==> flow/design.v <==
`timescale 1ns/1ps
package nn_pkg;
 localparam int K_SIZE = 3;
 localparam int PROD_W = 17;
 localparam int ACC_CONV_W = PROD_W + $clog2(K_SIZE*K_SIZE);
 localparam int RES_W = ACC_CONV_W + 1;
 localparam int W_W = 8;
 localparam int ACC_FC_W = 40;
 localparam int SHIFT_NORM = 6;
endpackage
`timescale 1ns/1ps
module window_gen_3x3_flat #(
 parameter int IMG_W = 8,
 parameter int IMG_H = 8
)(
 input logic clk,
 input logic rst,
 input logic in_valid,
 input logic signed [8:0] in_pixel,
 output logic win_valid,
 output logic [80:0] win_flat,  
 output logic [$clog2(IMG_W)-1:0] out_x,
 output logic [$clog2(IMG_H)-1:0] out_y
);
 logic signed [8:0] line1 [0:IMG_W-1];
 logic signed [8:0] line2 [0:IMG_W-1];
 logic signed [8:0] s0[0:2], s1[0:2], s2[0:2];
 int unsigned x, y;
 integer k;
 task automatic put9(input int idx, input logic signed [8:0] val);
 begin
 win_flat[idx*9 +: 9] <= val;
 end
 endtask
 always_ff @(posedge clk) begin
 if (rst) begin
 x <= 0; y <= 0;
 win_valid <= 0;
 out_x <= '0; out_y <= '0;
 win_flat <= '0;
 for (k = 0; k < IMG_W; k = k + 1) begin
 line1[k] <= '0;
 line2[k] <= '0;
 end
 for (k = 0; k < 3; k = k + 1) begin
 s0[k] <= '0; s1[k] <= '0; s2[k] <= '0;
 end
 end else begin
 win_valid <= 0;
 if (in_valid) begin
 s0[0] <= s0[1]; s0[1] <= s0[2]; s0[2] <= line2[x];
 s1[0] <= s1[1]; s1[1] <= s1[2]; s1[2] <= line1[x];
 s2[0] <= s2[1]; s2[1] <= s2[2]; s2[2] <= in_pixel;
 line2[x] <= line1[x];
 line1[x] <= in_pixel;
 if (y >= 2 && x >= 2) begin
 put9(0, s0[1]); put9(1, s0[2]); put9(2, line2[x]);
 put9(3, s1[1]); put9(4, s1[2]); put9(5, line1[x]);
 put9(6, s2[1]); put9(7, s2[2]); put9(8, in_pixel);
 win_valid <= 1;
 out_x <= x - 2;
 out_y <= y - 2;
 end
 if (x == IMG_W-1) begin
 x <= 0;
 if (y != IMG_H-1) y <= y + 1;
 else y <= 0;
 end else begin
 x <= x + 1;
 end
 end
 end
 end
endmodule
`timescale 1ns/1ps
import nn_pkg::*;
module nn_block_flat #(
 parameter int SHIFT_NORM = nn_pkg::SHIFT_NORM
)(
 input logic clk,
 input logic rst,
 input logic [80:0] win_flat,
 input logic signed [7:0] k00, k01, k02,
 input logic signed [7:0] k10, k11, k12,
 input logic signed [7:0] k20, k21, k22,
 input logic signed [7:0] bias,
 input logic signed [7:0] scale,
 input logic signed [7:0] offset,
 input logic signed [W_W-1:0] w0,
 input logic signed [W_W-1:0] w1,
 input logic signed [W_W-1:0] w2,
 output logic signed [RES_W-1:0] conv_result,
 output logic signed [RES_W-1:0] norm_result,
 output logic signed [ACC_FC_W-1:0] acc0,
 output logic signed [ACC_FC_W-1:0] acc1,
 output logic signed [ACC_FC_W-1:0] acc2
);
 function automatic logic signed [8:0] pix(input int idx);
 begin
 pix = $signed(win_flat[idx*9 +: 9]);
 end
 endfunction
 integer signed sum_temp;
 integer signed sum_next;
 always_comb begin
 sum_temp =
 pix(0)*k00 + pix(1)*k01 + pix(2)*k02 +
 pix(3)*k10 + pix(4)*k11 + pix(5)*k12 +
 pix(6)*k20 + pix(7)*k21 + pix(8)*k22;
 sum_next = (sum_temp <<< 1) + $signed(bias);
 end
 logic signed [RES_W-1:0] conv_reg;
 always_ff @(posedge clk) begin
 if (rst) conv_reg <= '0;
 else conv_reg <= sum_next[RES_W-1:0];
 end
 always_ff @(posedge clk) begin
 if (rst) conv_result <= '0;
 else conv_result <= conv_reg;
 end
 localparam int PROD_W = RES_W + 8;
 logic signed [PROD_W-1:0] prod;
 integer signed prod_shifted;
 integer signed sum_off;
 integer signed norm_next;
 always_comb begin
 prod = $signed(conv_reg) * $signed(scale);
 if (SHIFT_NORM > 0) prod_shifted = $signed(prod) >>> SHIFT_NORM;
 else if (SHIFT_NORM < 0) prod_shifted = $signed(prod) <<< (-SHIFT_NORM);
 else prod_shifted = $signed(prod);
 sum_off = prod_shifted + $signed(offset);
 norm_next = (sum_off < 0) ? 0 : sum_off;
 end
 always_ff @(posedge clk) begin
 if (rst) norm_result <= '0;
 else norm_result <= norm_next[RES_W-1:0];
 end
 always_comb begin
 acc0 = $signed(norm_result) * $signed(w0);
 acc1 = $signed(norm_result) * $signed(w1);
 acc2 = $signed(norm_result) * $signed(w2);
 end
endmodule
`timescale 1ns/1ps
import nn_pkg::*;
module nn_image_top #(
 parameter int IMG_W = 8,
 parameter int IMG_H = 8
)(
 input logic clk,
 input logic rst,
 input logic in_valid,
 input logic signed [8:0] in_pixel,
 input logic signed [7:0] k00, k01, k02,
 input logic signed [7:0] k10, k11, k12,
 input logic signed [7:0] k20, k21, k22,
 input logic signed [7:0] bias,
 input logic signed [7:0] scale,
 input logic signed [7:0] offset,
 input logic signed [W_W-1:0] w0,
 input logic signed [W_W-1:0] w1,
 input logic signed [W_W-1:0] w2,
 output logic out_valid,
 output logic signed [RES_W-1:0] conv_result,
 output logic signed [RES_W-1:0] norm_result,
 output logic signed [ACC_FC_W-1:0] acc0,
 output logic signed [ACC_FC_W-1:0] acc1,
 output logic signed [ACC_FC_W-1:0] acc2,
 output logic [$clog2(IMG_W)-1:0] out_x,
 output logic [$clog2(IMG_H)-1:0] out_y
);
 logic win_valid;
 logic [80:0] win_flat;  
 logic [$clog2(IMG_W)-1:0] win_x;
 logic [$clog2(IMG_H)-1:0] win_y;
 window_gen_3x3_flat #(
 .IMG_W(IMG_W),
 .IMG_H(IMG_H)
 ) u_win (
 .clk (clk),
 .rst (rst),
 .in_valid (in_valid),
 .in_pixel (in_pixel),
 .win_valid(win_valid),
 .win_flat (win_flat),
 .out_x (win_x),
 .out_y (win_y)
 );
 nn_block_flat #(
 .SHIFT_NORM(SHIFT_NORM)
 ) u_core (
 .clk (clk),
 .rst (rst),
 .win_flat (win_flat),
 .k00(k00), .k01(k01), .k02(k02),
 .k10(k10), .k11(k11), .k12(k12),
 .k20(k20), .k21(k21), .k22(k22),
 .bias (bias),
 .scale (scale),
 .offset (offset),
 .w0(w0),
 .w1(w1),
 .w2(w2),
 .conv_result(conv_result),
 .norm_result(norm_result),
 .acc0(acc0),
 .acc1(acc1),
 .acc2(acc2)
 );
 logic [1:0] vpipe;
 logic [$clog2(IMG_W)-1:0] x_pipe0, x_pipe1;
 logic [$clog2(IMG_H)-1:0] y_pipe0, y_pipe1;
 always_ff @(posedge clk) begin
 if (rst) begin
 vpipe <= 2'b00;
 x_pipe0 <= '0; x_pipe1 <= '0;
 y_pipe0 <= '0; y_pipe1 <= '0;
 end else begin
 vpipe <= {vpipe[0], win_valid};
 if (win_valid) begin
 x_pipe0 <= win_x;
 y_pipe0 <= win_y;
 end
 x_pipe1 <= x_pipe0;
 y_pipe1 <= y_pipe0;
 end
 end
 assign out_valid = vpipe[1];
 assign out_x = x_pipe1;
 assign out_y = y_pipe1;
endmodule
### Tool chain data of nn_image_top

The steps from the RTL of nn_image_top to its reports follow in flow order.
Line numbers count from 1 in the design file above.
Operators: Yosys type, input widths -> output width; for muxes data width and select width s.
Cell names lack the library's common part.
The mark -- stands for no value.

* top module: nn_image_top
* clock input: clk
* library: sky130hd
* library corner: tt_025C_1v80

### After elaboration

Yosys after proc, flatten, opt, wreduce and memory -nomap, before mapping. Print and check cells are not counted.
Memory sizes are those after Yosys's memory passes, which may raise the word count (mostly to a power of two), join words into wider ones and drop unused or constant bits.

* register bits: 286
* memory bits (writable): 144
* memory cells: 2
* input bits: 132
* output and inout bits: 171
* word-level cells: 84

Memories
* u_win.line1: depth 8, width 9, RTL line 25 `logic signed [8:0] line1 [0:IMG_W-1];`
* u_win.line2: depth 8, width 9, RTL line 26 `logic signed [8:0] line2 [0:IMG_W-1];`

* add/subtract/negate cells: 14
* multiply operators: 13
* $lt $le $gt $ge: 3
* equal/unequal tests: 2
* mux-type cells: 16
* bitwise gates (word level): 1
* reduce/logical cells: 5

Operators by type and width (number)
* $mul 9x8->17: 9
* $mul 22x8->30: 4
* $add 21x21->21: 8
* $add 32x1->32 const B: 2
* $ge 32x2->1 const B: 2
* $mux 32: 2
* $mux 9: 4
* $lt 32x1->1 const B: 1
* $eq 32x3->1 const B: 1
* $ne 32x3->1 const B: 1
* $add 24x8->25: 1
* $add 22x8->22: 1
* $mux 3: 6
* $sub 3x2->3 const B: 2
* $reduce_and 2->1: 2
* $reduce_or 2->1: 2
* $mux 1: 4
* $logic_and 1x1->1: 1
* $not 1->1: 1

### Logic depth

Longest topological path by Yosys (ltp), each cell counted once; first at word level (registers and memories cut), then after technology mapping (sequential cells cut; the memories' decode and read muxes count).

* depth in word-level cells: 10
* ABC_AREA: 0
* depth in mapped cells: 40
* mapped depth without buffers: 40

### Synthesis result

Yosys stat after the flow's synthesis: flattened, memories mapped to cells. It holds for the ABC_AREA given above (unset counts as 0); a run with the other value may have another netlist.
Totals and module areas in this step are rounded.

* cells in the netlist: 7516
* synthesis area: 69780 um^2
* sequential part of the area: 10110 um^2
* flip-flops: 433
* buffer cells: 278

Cell types
* fa_1: number 1227, area in all 2.46E+04 um^2
* ha_1: number 579, area in all 7.24E+03 um^2
* inv_1: number 1565, area in all 5.87E+03 um^2
* dfxtp_1: number 289, area in all 5.79E+03 um^2
* and2_1: number 803, area in all 5.02E+03 um^2
* edfxtp_1: number 144, area in all 4.32E+03 um^2
* nand2_1: number 601, area in all 2.26E+03 um^2
* xnor2_1: number 246, area in all 2.15E+03 um^2
* nor2_1: number 437, area in all 1.64E+03 um^2
* xor2_1: number 127, area in all 1.11E+03 um^2
* a21oi_1: number 218, area in all 1.09E+03 um^2
* nand2b_1: number 143, area in all 894.608 um^2
* clkbuf_1: number 219, area in all 822.038 um^2
* mux4_2: number 36, area in all 810.778 um^2
* and3_1: number 100, area in all 625.6 um^2
* mux2i_1: number 61, area in all 610.586 um^2
* a21o_1: number 67, area in all 502.982 um^2
* nor2b_1: number 70, area in all 437.92 um^2

Not listed: further types 48, cells in them 584.
By module: a second synthesis without flattening, with its own total; a netlist apart from the flattened one above.

* cells (unflattened synthesis): 7351
* area (unflattened synthesis): 70710 um^2

Rows give one instance, submodules left out.

Modules
* nn_block_flat #(SHIFT_NORM=6): instances 1, cells 5946, area 55150 um^2
* window_gen_3x3_flat: instances 1, cells 1369, area 15130 um^2
* nn_image_top: instances 1, cells 36, area 434.2 um^2

### Timing after synthesis

OpenSTA on the mapped netlist: ideal clock, no wires. The path of least setup slack (recovery checks aside). Input and output delay are each 20% of the period. Register names are those of the netlist, which keeps one name where synthesis merged equal registers.

* kind: input to register
* start: input port k22[5]
* end: register u_core.conv_reg[21]
* clock period: 12000 ps
* setup time: 128 ps
* arrival time: 10513 ps
* required time: 11872 ps
* setup slack: 1359 ps
* delay of the path: 8241 ps
* driving pins on the path: 36
* period reached after synthesis: 10641 ps

"delay of the path" = arrival - input delay + setup time.
"driving pins on the path" counts driving pins, that of a launching flip-flop among them; a cell with two outputs on the path counts twice.
"period reached after synthesis" is the clock period less the worst setup slack; recovery checks do not enter. This is arithmetic on one report: input and output delays are still those of the set period (20% each).
Between the ends stands the longest chain of elaborated cells between them, by number of cells; it is not shown to be the way that was timed. Of several equally long chains one is given.
A line is the first line of the expression or statement that the cell stems from. Yosys adds cells for indexed reads and writes and turns some case tables into memories.

* cell sequence: clkbuf_1 -> nand2_1 -> fa_1 -> fa_1 -> inv_1 -> fa_1 -> inv_1 -> fa_1 -> inv_1 -> ha_1 -> o21ai_0 -> a21boi_0 -> o21ai_0 -> a21boi_0 -> nor2_1 -> fa_1 -> fa_1 -> fa_1 -> inv_1 -> fa_1 -> inv_1 -> ha_1 -> a21o_1 -> a21oi_1 -> o21ai_0 -> a21oi_1 -> xnor2_1 -> ha_1 -> and4_1 -> a211oi_1 -> o31ai_1 -> a31oi_1 -> o21ai_1 -> o31ai_1 -> xnor2_1 -> nor2_1
* cells in the longest elaborated chain: 3
* elaborated cells between the ends (all ways): 3
* RTL lines with such cells: 3
* classes of those cells: 2 x add/sub; 1 x mul

Ends and longest elaborated chain, post-synthesis
* from (decl): RTL line 156 `input logic signed [7:0] k20, k21, k22,`
* $mul 9x8->17: RTL line 109 `pix(6)*k20 + pix(7)*k21 + pix(8)*k22;`
* $add 21x21->21: RTL line 107 `pix(0)*k00 + pix(1)*k01 + pix(2)*k02 +`
* $add 22x8->22: RTL line 110 `sum_next = (sum_temp <<< 1) + $signed(bias);`
* to (assign): RTL line 114 `if (rst) conv_reg <= '0;`
* to (assign): RTL line 115 `else conv_reg <= sum_next[RES_W-1:0];`
* to (decl): RTL line 112 `logic signed [RES_W-1:0] conv_reg;`

### Worst path after layout

From the final timing report of flow run A: the path of least setup slack in the routed layout; clock arrival at registers is part of the times.
The report prints the path's times to 10 ps; the period is as set.

* kind: input to output
* start: input port w0[3]
* end: output port acc0[34]
* clock period: 12000 ps
* output delay: 2400 ps
* arrival time: 9350 ps
* required time: 9600 ps
* setup slack: 250 ps
* driving pins on the path: 21

Between the ends stands the longest chain of elaborated cells between them, by number of cells; it is not shown to be the way that was timed. Of several equally long chains one is given.

* cell sequence: clkdlybuf4s50_1 -> clkbuf_2 -> and2_1 -> fa_1 -> inv_1 -> fa_1 -> fa_1 -> inv_1 -> fa_1 -> ha_1 -> o21a_1 -> o21ai_0 -> or3_1 -> or4b_1 -> nand3_1 -> a311o_1 -> a221o_1 -> a21oi_1 -> xnor2_4 -> buf_4 -> clkdlybuf4s50_1
* cells in the longest elaborated chain: 1
* elaborated cells between the ends (all ways): 1
* RTL lines with such cells: 1
* classes of those cells: 1 x mul

Ends and longest elaborated chain, after layout
* from (decl): RTL line 160 `input logic signed [W_W-1:0] w0,`
* $mul 22x8->30: RTL line 139 `acc0 = $signed(norm_result) * $signed(w0);`
* to (decl): RTL line 166 `output logic signed [ACC_FC_W-1:0] acc0,`

Module nn_image_top, platform sky130hd: 4 stored runs of the flow (Yosys, OpenROAD) with differing settings, in no particular order. Input and output delays are each 20% of the period that was set; the output load is 0.01 pF.
"clock period reached": clock period set for the run, less the worst setup slack. It is reckoned from that one timing run; input and output delays stay at 20% of the period that was set.
"critical path time": the worst setup path's part of the clock period (all of it between registers, 20% less for each end at a port) less its slack. A launch clock that arrives late makes it longer, a capture clock that arrives late makes it shorter.
"critical path time" is given in steps of 10 ps.
Values from the reports are rounded here.

### Flow run A

Settings: `CELL_PAD_IN_SITES_DETAIL_PLACEMENT=2`, `CELL_PAD_IN_SITES_GLOBAL_PLACEMENT=1`, `CORE_ASPECT_RATIO=1.05`, `CORE_MARGIN=8`, `CTS_CLUSTER_DIAMETER=74`, `CTS_CLUSTER_SIZE=40`, `GPL_ROUTABILITY_DRIVEN=0`, `GPL_TIMING_DRIVEN=0`, `HOLD_SLACK_MARGIN=-0.07`, `TNS_END_PERCENT=15`, `period_ns=12.0`, `CAP_MARGIN=20`, `CORE_UTILIZATION=40`, `SLEW_MARGIN=20`

- Worst setup slack after layout: 250 ps
- Die outline area: 188100 um^2
- Standard-cell area after layout: 77120 um^2
- Critical path time: 6950 ps
- Critical path type: input to output
- Clock period reached: 11750 ps
- Setup total negative slack: 0 ps
- Utilization of the finished layout: 44.4 %
- Post-route worst hold slack: 458 ps
- Chip area after synthesis (Yosys): 69780 um^2

### Flow run B

Settings: `ABC_AREA=1`, `CAP_MARGIN=20`, `CELL_PAD_IN_SITES_GLOBAL_PLACEMENT=3`, `CORE_MARGIN=9`, `CORE_UTILIZATION=37`, `CTS_CLUSTER_DIAMETER=51`, `GPL_ROUTABILITY_DRIVEN=0`, `GPL_TIMING_DRIVEN=0`, `MIN_ROUTING_LAYER=met1`, `PLACE_DENSITY_LB_ADDON=0.19`, `SETUP_SLACK_MARGIN=2.77`, `period_ns=14.6`, `SLEW_MARGIN=20`

- Worst setup slack after layout: 2937 ps
- Die outline area: 221500 um^2
- Standard-cell area after layout: 84390 um^2
- Critical path time: 5820 ps
- Critical path type: input to output
- Clock period reached: 11663 ps
- Setup total negative slack: 0 ps
- Utilization of the finished layout: 41.6 %
- Post-route worst hold slack: 422 ps
- Chip area after synthesis (Yosys): 75790 um^2

### Flow run C

Settings: `CELL_PAD_IN_SITES_DETAIL_PLACEMENT=1`, `CELL_PAD_IN_SITES_GLOBAL_PLACEMENT=1`, `CORE_ASPECT_RATIO=1.76`, `CORE_MARGIN=8`, `CTS_CLUSTER_DIAMETER=74`, `CTS_CLUSTER_SIZE=40`, `GPL_ROUTABILITY_DRIVEN=0`, `GPL_TIMING_DRIVEN=0`, `HOLD_SLACK_MARGIN=-0.07`, `period_ns=12.0`, `CAP_MARGIN=20`, `CORE_UTILIZATION=40`, `SLEW_MARGIN=20`

- Worst setup slack after layout: 237 ps
- Die outline area: 188600 um^2
- Standard-cell area after layout: 76960 um^2
- Critical path time: 9360 ps
- Critical path type: input to register
- Clock period reached: 11763 ps
- Setup total negative slack: 0 ps
- Utilization of the finished layout: 44.4 %
- Post-route worst hold slack: 436 ps
- Chip area after synthesis (Yosys): 69780 um^2

### Flow run D

Settings: `CORE_UTILIZATION=28`, `HOLD_SLACK_MARGIN=-0.05`, `MAX_ROUTING_LAYER=met4`, `MIN_ROUTING_LAYER=met2`, `SETUP_SLACK_MARGIN=0.34`, `SLEW_MARGIN=25`, `period_ns=12.0`, `CAP_MARGIN=20`, `CORE_MARGIN=2`

- Worst setup slack after layout: 648 ps
- Die outline area: 253200 um^2
- Standard-cell area after layout: 79010 um^2
- Critical path time: 6550 ps
- Critical path type: input to output
- Clock period reached: 11352 ps
- Setup total negative slack: 0 ps
- Utilization of the finished layout: 31.8 %
- Post-route worst hold slack: 454 ps
- Chip area after synthesis (Yosys): 69780 um^2
